==> flow/design.v <==
module s_axi_reg #(
    parameter DATA_WIDTH = 32,
    parameter ADDR_WIDTH = 32,
    parameter BRAM_QUANTITY = 6,
    parameter INTERNAL_ADDR_RANGE = 128,
    parameter ADDR_QUANTITY = 4
) (
    output logic [DATA_WIDTH * BRAM_QUANTITY - 1:0] m_bram_o,
    input                           clk,
    input                           areset,
    input  logic [ADDR_WIDTH - 1:0] awaddr_i,
    input  logic                    awvalid_i,
    output logic                    awready_o,
    input  logic [DATA_WIDTH - 1:0] wdata_i,
    input  logic [             3:0] wstrb_i,
    input  logic                    wvalid_i,
    output logic                    wready_o,
    input  logic [ADDR_WIDTH - 1:0] araddr_i,
    input  logic                    arvalid_i,
    output logic                    arready_o,
    output logic [DATA_WIDTH - 1:0] rdata_o,
    output logic                    rvalid_o,
    input  logic                    rready_i,
    output logic [             1:0] bresp_o,
    output logic                    bvalid_o,
    input  logic                    bready_i,
    input  logic [2:0] master_status_i,
    output logic       status_read_o,
    output logic       master_start_o
);
  logic [DATA_WIDTH - 1:0] BRAM[0 : BRAM_QUANTITY - 1];
  generate
    for (genvar j = 0; j < BRAM_QUANTITY; j++) begin : g_bram_o
      assign m_bram_o[j*DATA_WIDTH +: DATA_WIDTH] = BRAM[j];
    end
  endgenerate
  logic [ADDR_WIDTH - 1:0] write_addr;
  logic [ADDR_WIDTH - 1:0] read_addr;
  logic [DATA_WIDTH - 1:0] wdata_ff;
  logic [DATA_WIDTH - 1:0] rdata_ff;
  logic [             3:0] wstrb_ff;
  logic                    has_addr;
  logic                    has_data;
  logic                    awrite_handshake;
  logic                    write_handshake;
  logic                    resp_handshake;
  logic                    aread_handshake;
  logic                    read_handshake;
  logic                    awcorrect;
  logic                    can_write;
  logic [ADDR_WIDTH - 1:0] write_addr_index;
  assign awrite_handshake = awvalid_i && awready_o;
  assign aread_handshake = arvalid_i && arready_o;
  assign write_handshake = wvalid_i && wready_o;
  assign read_handshake = rvalid_o && rready_i;
  assign awcorrect = write_addr < BRAM_QUANTITY - 1;
  assign write_addr_index = write_addr;
  assign can_write = has_addr && has_data && awcorrect;
  assign rdata_o = rdata_ff;
  always_ff @(posedge clk or negedge areset) begin
    if (~areset) begin
      master_start_o <= '0;
    end else begin
      if (resp_handshake && write_addr == 0 && wdata_ff == 1) begin
        master_start_o <= 1;
      end
      if (master_start_o == 1) begin
        master_start_o <= 0;
      end
    end
  end
  always_ff @(posedge clk or negedge areset) begin
    if (~areset) begin
      awready_o <= 1;
    end else begin
      if (awrite_handshake) begin
        awready_o <= 0;
      end
      if (resp_handshake) begin
        awready_o <= 1;
      end
    end
  end
  always_ff @(posedge clk or negedge areset) begin
    if (~areset) begin
      arready_o <= 1;
    end else begin
      if (aread_handshake) begin
        arready_o <= 0;
      end
      if (read_handshake) begin
        arready_o <= 1;
      end
    end
  end
  always_ff @(posedge clk or negedge areset) begin
    if (~areset) begin
      write_addr <= 0;
    end else begin
      if(awrite_handshake) begin
        write_addr <= (awaddr_i[ADDR_QUANTITY * 4:0] >> 2);
      end
    end
  end
  assign read_addr = (araddr_i[ADDR_QUANTITY * 4:0] >> 2);
  always_ff @(posedge clk or negedge areset) begin
    if (~areset) begin
      wready_o <= 1;
    end else begin
      if (write_handshake) begin
        wready_o <= 0;
      end
      if (resp_handshake) begin
        wready_o <= 1;
      end
    end
  end
  always_ff @(posedge clk or negedge areset) begin
    if (~areset) begin
      rvalid_o <= 0;
    end else begin
      if (aread_handshake) begin
        rvalid_o <= 1;
      end
      if (read_handshake) begin
        rvalid_o <= 0;
      end
    end
  end
  always_ff @(posedge clk or negedge areset) begin
    if (~areset) begin
      wdata_ff <= 0;
      wstrb_ff <= 0;
    end else begin
      if (write_handshake) begin
        wdata_ff <= wdata_i;
        wstrb_ff <= wstrb_i;
      end
    end
  end
  generate
    for (genvar i = 0; i < BRAM_QUANTITY; i++) begin : g_bram
      always_ff @(posedge clk or negedge areset) begin
        if (~areset) begin
          BRAM[i] <= 0;
        end else begin
          if (can_write && write_addr_index == i) begin
            if (wstrb_ff[0] == 1) BRAM[i][7:0] <= wdata_ff[7:0];
            if (wstrb_ff[1] == 1) BRAM[i][(8*1)+7:(8*1)] <= wdata_ff[(8*1)+7:(8*1)];
            if (wstrb_ff[2] == 1) BRAM[i][(8*2)+7:(8*2)] <= wdata_ff[(8*2)+7:(8*2)];
            if (wstrb_ff[3] == 1) BRAM[i][(8*3)+7:(8*3)] <= wdata_ff[(8*3)+7:(8*3)];
          end
        end
      end
    end
  endgenerate
  always_ff @(posedge clk or negedge areset) begin
    if (~areset) begin
      rdata_ff <= 0;
    end else begin
      if (aread_handshake) begin
        rdata_ff <= read_addr < BRAM_QUANTITY - 1 ? BRAM[read_addr[2:0]] : DATA_WIDTH'(master_status_i);
      end
    end
  end
  assign status_read_o = aread_handshake && read_addr >= BRAM_QUANTITY - 1 ? 1 : 0;
  assign resp_handshake = bvalid_o && bready_i;
  always_ff @(posedge clk or negedge areset) begin
    if (~areset) begin
      bvalid_o <= 0;
    end else begin
      if (has_addr && has_data) begin
        bvalid_o <= 1;
      end
      if (resp_handshake) begin
        bvalid_o <= 0;
      end
    end
  end
  always_ff @(posedge clk or negedge areset) begin
    if (~areset) begin
      bresp_o <= 0;
    end else begin
      if (has_addr) begin
        bresp_o <= awcorrect ? 0 : 2;
      end
      if (resp_handshake) begin
        bresp_o <= 0;
      end
    end
  end
  always_ff @(posedge clk or negedge areset) begin
    if (~areset) begin
      has_addr <= 0;
    end else begin
      if (awrite_handshake) begin
        has_addr <= 1;
      end
      if (resp_handshake) begin
        has_addr <= 0;
      end
    end
  end
  always_ff @(posedge clk or negedge areset) begin
    if (~areset) begin
      has_data <= 0;
    end else begin
      if (write_handshake) begin
        has_data <= 1;
      end
      if (resp_handshake) begin
        has_data <= 0;
      end
    end
  end
endmodule
module m_axi_reg #(
    parameter DATA_WIDTH = 32,
    parameter ADDR_WIDTH = 32,
    parameter BRAM_QUANTITY = 6,
    parameter AWSIZE = (DATA_WIDTH >> 3)
) (
    input                           clk,
    input                           areset,
    input  logic [DATA_WIDTH * BRAM_QUANTITY - 1:0] bram_i,
    output logic [             3:0] awid_o,
    output logic [             7:0] awlen_o,
    output logic [             2:0] awsize_o,
    output logic [             1:0] awburst_o,
    output logic [ADDR_WIDTH - 1:0] awaddr_o,
    output logic                    awvalid_o,
    input  logic                    awready_i,
    output logic [             3:0] wid_o,
    output logic [DATA_WIDTH - 1:0] wdata_o,
    output logic [             3:0] wstrb_o,
    output logic                    wlast_o,
    output logic                    wvalid_o,
    input  logic                    wready_i,
    input  logic [             3:0] bid_i,
    input  logic [             1:0] bresp_i,
    input  logic                    bvalid_i,
    output logic                    bready_o,
    output logic [             2:0] master_status_o,
    input  logic                    status_read_i,
    input  logic                    master_start_i
);
  logic [DATA_WIDTH - 1:0]             current_burst_cnt;
  logic [DATA_WIDTH - 1:0]             burst_len;
  logic [             3:0] awid_ff;
  localparam ENABLED = 0, ADDR_W_0 = 1, ADDR_W_1 = 2, LENGTH = 3, INCR_STEP = 4, BTYPE = 5, STATUS = 6;
  logic [DATA_WIDTH - 1:0] BRAM [0 : BRAM_QUANTITY - 1];
  generate
    for (genvar j = 0; j < BRAM_QUANTITY; j++) begin : g_bram_i
      assign BRAM[j] = bram_i[j*DATA_WIDTH +: DATA_WIDTH];
    end
  endgenerate
  logic                     awrite_handshake;
  logic                     write_handshake;
  logic                     response_handshake;
  logic                     is_last_burst;
  logic [DATA_WIDTH - 1:0]  counter_ff;
  logic                     start_transaction;
  logic                     making_transaction;
  logic                     burst_processing;
  logic                     finished_transaction;
  logic                     enabled_last;
  assign awrite_handshake = awvalid_o && awready_i;
  assign write_handshake = wvalid_o && wready_i;
  assign response_handshake = bvalid_i && bready_o;
  assign is_last_burst = current_burst_cnt + 1 >= burst_len;
  assign awid_o = awid_ff;
  assign wid_o = awid_ff;
  always_ff @(posedge clk or negedge areset) begin
    if (~areset) begin
      master_status_o <= '0;
    end else begin
      if(status_read_i) begin
        master_status_o <= '0;
      end
      if(response_handshake) begin
        master_status_o <= { 1'b1, bresp_i };
      end
    end
  end
  always_ff @(posedge clk or negedge areset) begin
    if (~areset) begin
      awid_ff <= '0;
    end else begin
      if(finished_transaction) begin
        awid_ff <= awid_ff + 1;
      end
    end
  end
  assign start_transaction = master_start_i;
  always_ff @(posedge clk or negedge areset) begin
    if (~areset) begin
      making_transaction <= '0;
    end else begin
      if(start_transaction) begin
        making_transaction <= 1;
      end
      if(response_handshake) begin
        making_transaction <= 0;
      end
    end
  end
  always_ff @(posedge clk or negedge areset) begin
    if (~areset) begin
      finished_transaction <= '0;
    end else begin
      if(finished_transaction) begin
        finished_transaction <= 0;
      end
      if(response_handshake) begin
        finished_transaction <= 1;
      end
    end
  end
  always_ff @(posedge clk or negedge areset) begin
    if (~areset) begin
      burst_processing <= 0;
    end else begin
      if(awrite_handshake) begin
        burst_processing <= 1;
      end
      if(wlast_o && write_handshake) begin
        burst_processing <= 0;
      end
    end
  end
  always_ff @(posedge clk or negedge areset) begin
    if (~areset) begin
      awvalid_o <= '0;
    end else begin
      if(start_transaction && !making_transaction) begin
        awvalid_o <= 1;
      end
      if(awrite_handshake) begin
        awvalid_o <= 0;
      end
    end
  end
  assign awaddr_o = ADDR_WIDTH'({ BRAM[ADDR_W_1], BRAM[ADDR_W_0] });
  always_ff @(posedge clk or negedge areset) begin
    if (~areset) begin
      wvalid_o <= '0;
    end else begin
      if(burst_processing && !wvalid_o) 
        wvalid_o <= 1;
      if(write_handshake) 
        wvalid_o <= 0;
    end
  end
  always_ff @(posedge clk or negedge areset) begin
    if (~areset) begin
      wdata_o <= '0;
      wstrb_o <= '1;
    end else begin
      if(awrite_handshake) begin
        wdata_o <= counter_ff;
      end
      if(burst_processing && write_handshake) begin
        wdata_o <= counter_ff + BRAM[INCR_STEP];
      end
    end
  end
  always_ff @(posedge clk or negedge areset) begin
    if (~areset) begin
      bready_o <= '0;
    end else begin
      if(awrite_handshake) begin
        bready_o <= 1;
      end
      if(response_handshake) begin
        bready_o <= 0;
      end
    end
  end
  always_ff @(posedge clk or negedge areset) begin
    if (~areset) begin
      awburst_o <= 0;
      awsize_o <= 'b010;
    end else begin
      if(start_transaction)
      begin
        awburst_o <= 2'b01;
        awsize_o <= 3'b010;
      end
    end
  end
  always_ff @(posedge clk or negedge areset) begin
    if (~areset) begin
      awlen_o <= 0;
    end else begin
      if(start_transaction) begin
        awlen_o <= 8'((BRAM[LENGTH] / AWSIZE) - 1);
      end
    end
  end
  assign wlast_o = is_last_burst;
  assign burst_len = DATA_WIDTH'(awlen_o) + 1;
  always_ff @(posedge clk or negedge areset) begin
    if (~areset) begin
      current_burst_cnt <= 0;
    end else begin
      if(start_transaction && !making_transaction) begin
        current_burst_cnt <= 0;
      end
      if(burst_processing && write_handshake) begin
        if(is_last_burst) 
          current_burst_cnt <= 0;
        else 
          current_burst_cnt <= current_burst_cnt + 1;
      end
    end
  end
  always_ff @(posedge clk or negedge areset) begin
    if (~areset) begin
      counter_ff <= '0;
    end else begin
      if(burst_processing && write_handshake) begin
        counter_ff <= counter_ff + BRAM[INCR_STEP];
      end
      if(finished_transaction) begin
        counter_ff <= '0;
      end
    end
  end
endmodule
module master_top#(
    parameter DATA_WIDTH = 32,
    parameter ADDR_WIDTH = 32,
    parameter BRAM_QUANTITY = 6,
    parameter INTERNAL_ADDR_RANGE = 128
)(
    input                           clk,
    input                           areset,
    input  logic [             3:0] awid_i,
    input  logic [ADDR_WIDTH - 1:0] awaddr_i,
    input  logic                    awvalid_i,
    output logic                    awready_o,
    input  logic [             3:0] wid_i,
    input  logic [DATA_WIDTH - 1:0] wdata_i,
    input  logic [             3:0] wstrb_i,
    input  logic                    wlast_i,
    input  logic                    wvalid_i,
    output logic                    wready_o,
    input  logic [             3:0] arid_i,
    input  logic [ADDR_WIDTH - 1:0] araddr_i,
    input  logic                    arvalid_i,
    output logic                    arready_o,
    output logic [             3:0] rid_o,
    output logic [DATA_WIDTH - 1:0] rdata_o,
    output logic                    rlast_o,
    output logic                    rvalid_o,
    input  logic                    rready_i,
    output logic [             3:0] bid_o,
    output logic [             1:0] bresp_o,
    output logic                    bvalid_o,
    input  logic                    bready_i,
    output logic [             3:0] m_awid_o,
    output logic [             7:0] m_awlen_o,
    output logic [             2:0] m_awsize_o,
    output logic [             1:0] m_awburst_o,
    output logic [ADDR_WIDTH - 1:0] m_awaddr_o,
    output logic                    m_awvalid_o,
    input  logic                    m_awready_i,
    output logic [             3:0] m_wid_o,
    output logic [DATA_WIDTH - 1:0] m_wdata_o,
    output logic [             3:0] m_wstrb_o,
    output logic                    m_wlast_o,
    output logic                    m_wvalid_o,
    input  logic                    m_wready_i,
    input  logic [             3:0] m_bid_i,
    input  logic [             1:0] m_bresp_i,
    input  logic                    m_bvalid_i,
    output logic                    m_bready_o
);
wire [DATA_WIDTH * BRAM_QUANTITY - 1:0] m_bram;
assign rid_o   = 4'd0;
assign bid_o   = 4'd0;
assign rlast_o = 1'b1;
wire [             2:0] master_status;
wire                    master_start;
wire                    status_read;
s_axi_reg #(
    .DATA_WIDTH (DATA_WIDTH),
    .ADDR_WIDTH (ADDR_WIDTH),
    .BRAM_QUANTITY (BRAM_QUANTITY),
    .INTERNAL_ADDR_RANGE (INTERNAL_ADDR_RANGE)
) axi_slave_0
(
    .clk            (clk),
    .areset         (areset),
    .m_bram_o       (m_bram),
    .awaddr_i       (awaddr_i),
    .awvalid_i      (awvalid_i),
    .awready_o      (awready_o),
    .wdata_i        (wdata_i),
    .wstrb_i        (wstrb_i),
    .wvalid_i       (wvalid_i),
    .wready_o       (wready_o),
    .bresp_o        (bresp_o),
    .bvalid_o       (bvalid_o),
    .araddr_i       (araddr_i),
    .arvalid_i      (arvalid_i),
    .rready_i       (rready_i),
    .bready_i       (bready_i),
    .arready_o      (arready_o),
    .rvalid_o       (rvalid_o),
    .rdata_o        (rdata_o),
    .master_status_i(master_status),
    .status_read_o  (status_read),
    .master_start_o (master_start)
);
m_axi_reg #(
    .DATA_WIDTH (DATA_WIDTH),
    .ADDR_WIDTH (ADDR_WIDTH),
    .BRAM_QUANTITY (BRAM_QUANTITY)
) axi_master_0
(
    .clk            (clk),
    .areset         (areset),
    .bram_i         (m_bram),
    .awid_o         (m_awid_o),
    .awlen_o        (m_awlen_o),
    .awsize_o       (m_awsize_o),
    .awburst_o      (m_awburst_o),
    .awaddr_o       (m_awaddr_o),
    .awvalid_o      (m_awvalid_o),
    .awready_i      (m_awready_i),
    .wid_o          (m_wid_o),
    .wdata_o        (m_wdata_o),
    .wstrb_o        (m_wstrb_o),
    .wlast_o        (m_wlast_o),
    .wvalid_o       (m_wvalid_o),
    .wready_i       (m_wready_i),
    .bid_i          (m_bid_i),
    .bresp_i        (m_bresp_i),
    .bvalid_i       (m_bvalid_i),
    .bready_o       (m_bready_o),
    .master_status_o(master_status),
    .status_read_i  (status_read),
    .master_start_i (master_start)
);
endmodule
* Step by step through the tools: master_top
The steps from the RTL of master_top to its reports follow in flow order. Lines are those of the file above, counted from 1. A cell with n/a has no value.
Design: design top master_top, clock port clk, standard-cell library sky130hd, timing corner tt_025C_1v80

* Word level
Source: Yosys, flattened and elaborated. Widths are those after wreduce. Registers that Yosys merges into a memory's read port (data or address) are not register bits. Print and check cells do not count. Equal cells are merged and count once.
Word-level totals: register bits 403, output and inout bits 141, elaborated cells 176, input bits 129
Cells by class: equality and inequality tests 11, $lt $le $gt $ge 4, multiplexer cells 41, add/sub/neg operators 5, reductions and logical operators 65
Operators with widths (count):
- 2-to-1 mux 32 bit | 8
- parallel mux 32 bit (select 6 bit) | 1
- AND reduction 2 bit | 24
- adder 32 x 1 -> 32 bit (second input constant) | 1
- == test 32 x 1 -> 1 bit (second input constant) | 1
- adder 32 bit | 1
- greater-or-equal comparator 32 x 9 -> 1 bit | 1
- logical NOT 32 bit | 1
- == test 15 x 2 -> 1 bit (second input constant) | 2
- less-than comparator 15 x 3 -> 1 bit (second input constant) | 2
- == test 15 x 3 -> 1 bit (second input constant) | 2
- nonzero test 2 bit | 14
- 2-to-1 mux 1 bit | 27
- logical AND 1 bit | 23
- == test 15 x 1 -> 1 bit (second input constant) | 1
- greater-or-equal comparator 15 x 3 -> 1 bit (second input constant) | 1
- adder 8 x 1 -> 9 bit (second input constant) | 1
- subtractor 8 x 1 -> 8 bit (second input constant) | 1
- == test 3 x 2 -> 1 bit (second input constant) | 2
- == test 3 bit (second input constant) | 2
- 2-to-1 mux 3 bit | 2
- 2-to-1 mux 2 bit | 3
- adder 4 x 1 -> 4 bit (second input constant) | 1
- == test 3 x 1 -> 1 bit (second input constant) | 1
- logical NOT 3 bit | 1
- logical NOT 1 bit | 2

* Depth
Yosys ltp: most cells in a row. Word level: on the elaborated netlist, between registers, memories and ports. Mapped: between sequential cells and ports; inverters and the memories' decode and read muxes count.
Depth: word-level depth 5, ABC_AREA 0, mapped depth 13, mapped depth without buffers 12

* Synthesis result
Yosys stat after the flow's synthesis: flattened, memories mapped to cells. It holds for the ABC_AREA given above (unset counts as 0); a run with the other value may have another netlist. Totals and module areas in this step are rounded.
Mapped netlist: chip area (Yosys) 19310 sq um, mapped cells 1743, mapped flip-flops 402
Cells by type:
- sky130_fd_sc_hd__dfrtp_1 | count 399, area in all 9.98E+03 sq um
- sky130_fd_sc_hd__mux2_2 | count 216, area in all 2.43E+03 sq um
- sky130_fd_sc_hd__a21oi_1 | count 130, area in all 650.624 sq um
- sky130_fd_sc_hd__mux2i_1 | count 64, area in all 640.614 sq um
- sky130_fd_sc_hd__nand2_1 | count 159, area in all 596.822 sq um
- sky130_fd_sc_hd__ha_1 | count 44, area in all 550.528 sq um
- sky130_fd_sc_hd__o21ai_0 | count 94, area in all 470.451 sq um
- sky130_fd_sc_hd__clkbuf_1 | count 101, area in all 379.114 sq um
- sky130_fd_sc_hd__nor2_1 | count 83, area in all 311.549 sq um
- sky130_fd_sc_hd__xnor2_1 | count 33, area in all 289.027 sq um
- sky130_fd_sc_hd__and3_1 | count 34, area in all 212.704 sq um
- sky130_fd_sc_hd__xor2_1 | count 23, area in all 201.443 sq um
- sky130_fd_sc_hd__a22o_1 | count 22, area in all 192.685 sq um
- sky130_fd_sc_hd__buf_4 | count 23, area in all 172.666 sq um
- sky130_fd_sc_hd__a211oi_1 | count 21, area in all 157.651 sq um
- sky130_fd_sc_hd__o221ai_1 | count 18, area in all 157.651 sq um
- sky130_fd_sc_hd__a21o_1 | count 19, area in all 142.637 sq um
- sky130_fd_sc_hd__o31ai_1 | count 19, area in all 142.637 sq um
Not listed: further types 57, cells in them 241. By module: a second synthesis without flattening, with its own total; a netlist apart from the flattened one above.
Unflattened totals: cell total of the unflattened synthesis 1782, area total of the unflattened synthesis 20020 sq um
Rows give one instance, submodules left out.
Modules:
- s_axi_reg | cells 943, seq. area 7111 sq um, area 12430 sq um, times used 1
- m_axi_reg | cells 828, seq. area 2953 sq um, area 7521 sq um, times used 1
- master_top | cells 11, seq. area 0.0 sq um, area 75.1 sq um, times used 1

* Worst setup path after synthesis
Path of least setup slack by OpenSTA after synthesis, without wires, with an ideal clock, recovery checks aside; 20% of the period is set as input and as output delay. Where synthesis merged equal registers, the netlist keeps one of their names.
Timing post-synthesis: kind register -> output, from reg axi_master_0.current_burst_cnt[2], to out m_wlast_o, delay of the path 2.672 ns, path slack 3.728 ns, driving pins on the path 13, period 8.0 ns, data arrival time 2.672 ns, time at the first pin 0.000 ns, synthesis period reached 4.272 ns
"delay of the path" = arrival - input delay + setup time. A path that ends at an output port has no setup time. "driving pins on the path" counts driving pins, that of a launching flip-flop among them; a cell with two outputs on the path counts twice. "synthesis period reached" is the clock period less the worst setup slack; recovery checks do not enter. This is arithmetic on one report: input and output delays are still those of the set period (20% each). Between the ends stands the longest chain of elaborated cells between them, by number of cells; it is not shown to be the way that was timed. Of several equally long chains one is given. A line is the first line of the expression or statement that the cell stems from. Yosys adds cells for indexed reads and writes and turns some case tables into memories. At most two assigning lines are given for a register; there are more.
On the way, post-synthesis: cell sequence sky130_fd_sc_hd__dfrtp_1 sky130_fd_sc_hd__and3_2 sky130_fd_sc_hd__and3_1 sky130_fd_sc_hd__clkbuf_1 sky130_fd_sc_hd__nand2_1 sky130_fd_sc_hd__xnor2_1 sky130_fd_sc_hd__ha_1 sky130_fd_sc_hd__a21o_1 sky130_fd_sc_hd__a21oi_1 sky130_fd_sc_hd__o2111ai_1 sky130_fd_sc_hd__nor4_1 sky130_fd_sc_hd__o211ai_1 sky130_fd_sc_hd__or3_1, cells in the longest elaborated chain 2, elaborated cells between the ends (all ways) 2, classes of those cells add/sub: 1; compare: 1
RTL lines, path post-synthesis:
- start, declared | line 247 | logic [DATA_WIDTH - 1:0]             current_burst_cnt;
- start, assigned | line 404 | current_burst_cnt <= 0;
- start, assigned | line 413 | current_burst_cnt <= current_burst_cnt + 1;
- adder 32 x 1 -> 32 bit | line 270 | assign is_last_burst = current_burst_cnt + 1 >= burst_len;
- greater-or-equal comparator 32 x 9 -> 1 bit | line 270
- end, declared | line 471 | output logic                    m_wlast_o,

* Worst path after layout
Path of least setup slack in the final report of stored run 1 (OpenROAD, finished layout, wires in). Where an end is a register, its clock arrival counts in the times.
Timing post-layout: kind register -> output, from reg axi_master_0.current_burst_cnt[2], to out m_wlast_o, period 8.0 ns, path slack 2.25 ns, driving pins on the path 13, data arrival time 4.15 ns, time at the first pin 0.53 ns
Between the ends stands the longest chain of elaborated cells between them, by number of cells; it is not shown to be the way that was timed. Of several equally long chains one is given. At most two assigning lines are given for a register; there are more.
On the way, post-layout: cell sequence sky130_fd_sc_hd__dfrtp_1 sky130_fd_sc_hd__and3_2 sky130_fd_sc_hd__and3_1 sky130_fd_sc_hd__nand2_1 sky130_fd_sc_hd__xnor2_1 sky130_fd_sc_hd__ha_1 sky130_fd_sc_hd__a21o_1 sky130_fd_sc_hd__a21oi_1 sky130_fd_sc_hd__o2111ai_1 sky130_fd_sc_hd__nor4_1 sky130_fd_sc_hd__o211ai_1 sky130_fd_sc_hd__or3_1 sky130_fd_sc_hd__clkdlybuf4s50_1, cells in the longest elaborated chain 2, elaborated cells between the ends (all ways) 2, classes of those cells add/sub: 1; compare: 1
RTL lines, path post-layout:
- start, declared | line 247 | logic [DATA_WIDTH - 1:0]             current_burst_cnt;
- start, assigned | line 404 | current_burst_cnt <= 0;
- start, assigned | line 413 | current_burst_cnt <= current_burst_cnt + 1;
- adder 32 x 1 -> 32 bit | line 270 | assign is_last_burst = current_burst_cnt + 1 >= burst_len;
- greater-or-equal comparator 32 x 9 -> 1 bit | line 270
- end, declared | line 471 | output logic                    m_wlast_o,

--- measured runs ---
Measured data: module master_top, platform sky130hd, 4 stored runs of the flow under differing settings, order arbitrary. Input and output delays are each 20% of the period that was set; the output load is 0.01 pF.
"achieved clock period": clock period set for the run, less the worst setup slack. It is reckoned from that one timing run; input and output delays stay at 20% of the period that was set.
"worst setup path time" = time allowed to the worst setup path (clock period - input delay - output delay, where it has them) - its slack; a late launch clock adds to it, a late capture clock takes from it.
Results are given in rounded form.
[stored run 1] settings: ABC_AREA=0, CELL_PAD_IN_SITES_DETAIL_PLACEMENT=0, CELL_PAD_IN_SITES_GLOBAL_PLACEMENT=3, CORE_ASPECT_RATIO=1.58, CORE_MARGIN=7, CORE_UTILIZATION=40, GPL_ROUTABILITY_DRIVEN=1, PLACE_DENSITY=0.9, TNS_END_PERCENT=65, period_ns=8.0, CAP_MARGIN=20, SLEW_MARGIN=20
[stored run 1] result: chip area after synthesis (Yosys) 19310 sq um, die area 54790 sq um, standard-cell area of the final layout 22990 sq um, worst setup slack after layout 2.250 ns, total negative slack 0.000 ns, achieved clock period 5.750 ns, worst setup path time 4.15 ns, worst setup path kind register -> output
[stored run 2] settings: CORE_UTILIZATION=40, PLACE_DENSITY=0.6, period_ns=8.0, CAP_MARGIN=20, CORE_MARGIN=2, SLEW_MARGIN=20
[stored run 2] result: chip area after synthesis (Yosys) 19310 sq um, die area 50060 sq um, standard-cell area of the final layout 23100 sq um, worst setup slack after layout 2.198 ns, total negative slack 0.000 ns, achieved clock period 5.802 ns, worst setup path time 4.20 ns, worst setup path kind register -> output
[stored run 3] settings: CELL_PAD_IN_SITES_DETAIL_PLACEMENT=1, CORE_ASPECT_RATIO=1.21, CORE_UTILIZATION=22, GPL_ROUTABILITY_DRIVEN=1, GPL_TIMING_DRIVEN=0, HOLD_SLACK_MARGIN=0.01, MIN_ROUTING_LAYER=met1, PLACE_DENSITY=0.41, SETUP_SLACK_MARGIN=0.17, TNS_END_PERCENT=85, period_ns=4.46, CAP_MARGIN=20, CORE_MARGIN=2, SLEW_MARGIN=20
[stored run 3] result: chip area after synthesis (Yosys) 19310 sq um, die area 90190 sq um, standard-cell area of the final layout 24800 sq um, worst setup slack after layout 0.199 ns, total negative slack 0.000 ns, achieved clock period 4.261 ns, worst setup path time 3.37 ns, worst setup path kind register -> output
[stored run 4] settings: CORE_UTILIZATION=64, PLACE_DENSITY=0.6, period_ns=5.86, CAP_MARGIN=20, CORE_MARGIN=2, SLEW_MARGIN=20
[stored run 4] result: chip area after synthesis (Yosys) 19310 sq um, die area 31580 sq um, standard-cell area of the final layout 22710 sq um, worst setup slack after layout 0.602 ns, total negative slack 0.000 ns, achieved clock period 5.258 ns, worst setup path time 4.09 ns, worst setup path kind register -> output
--- end ---
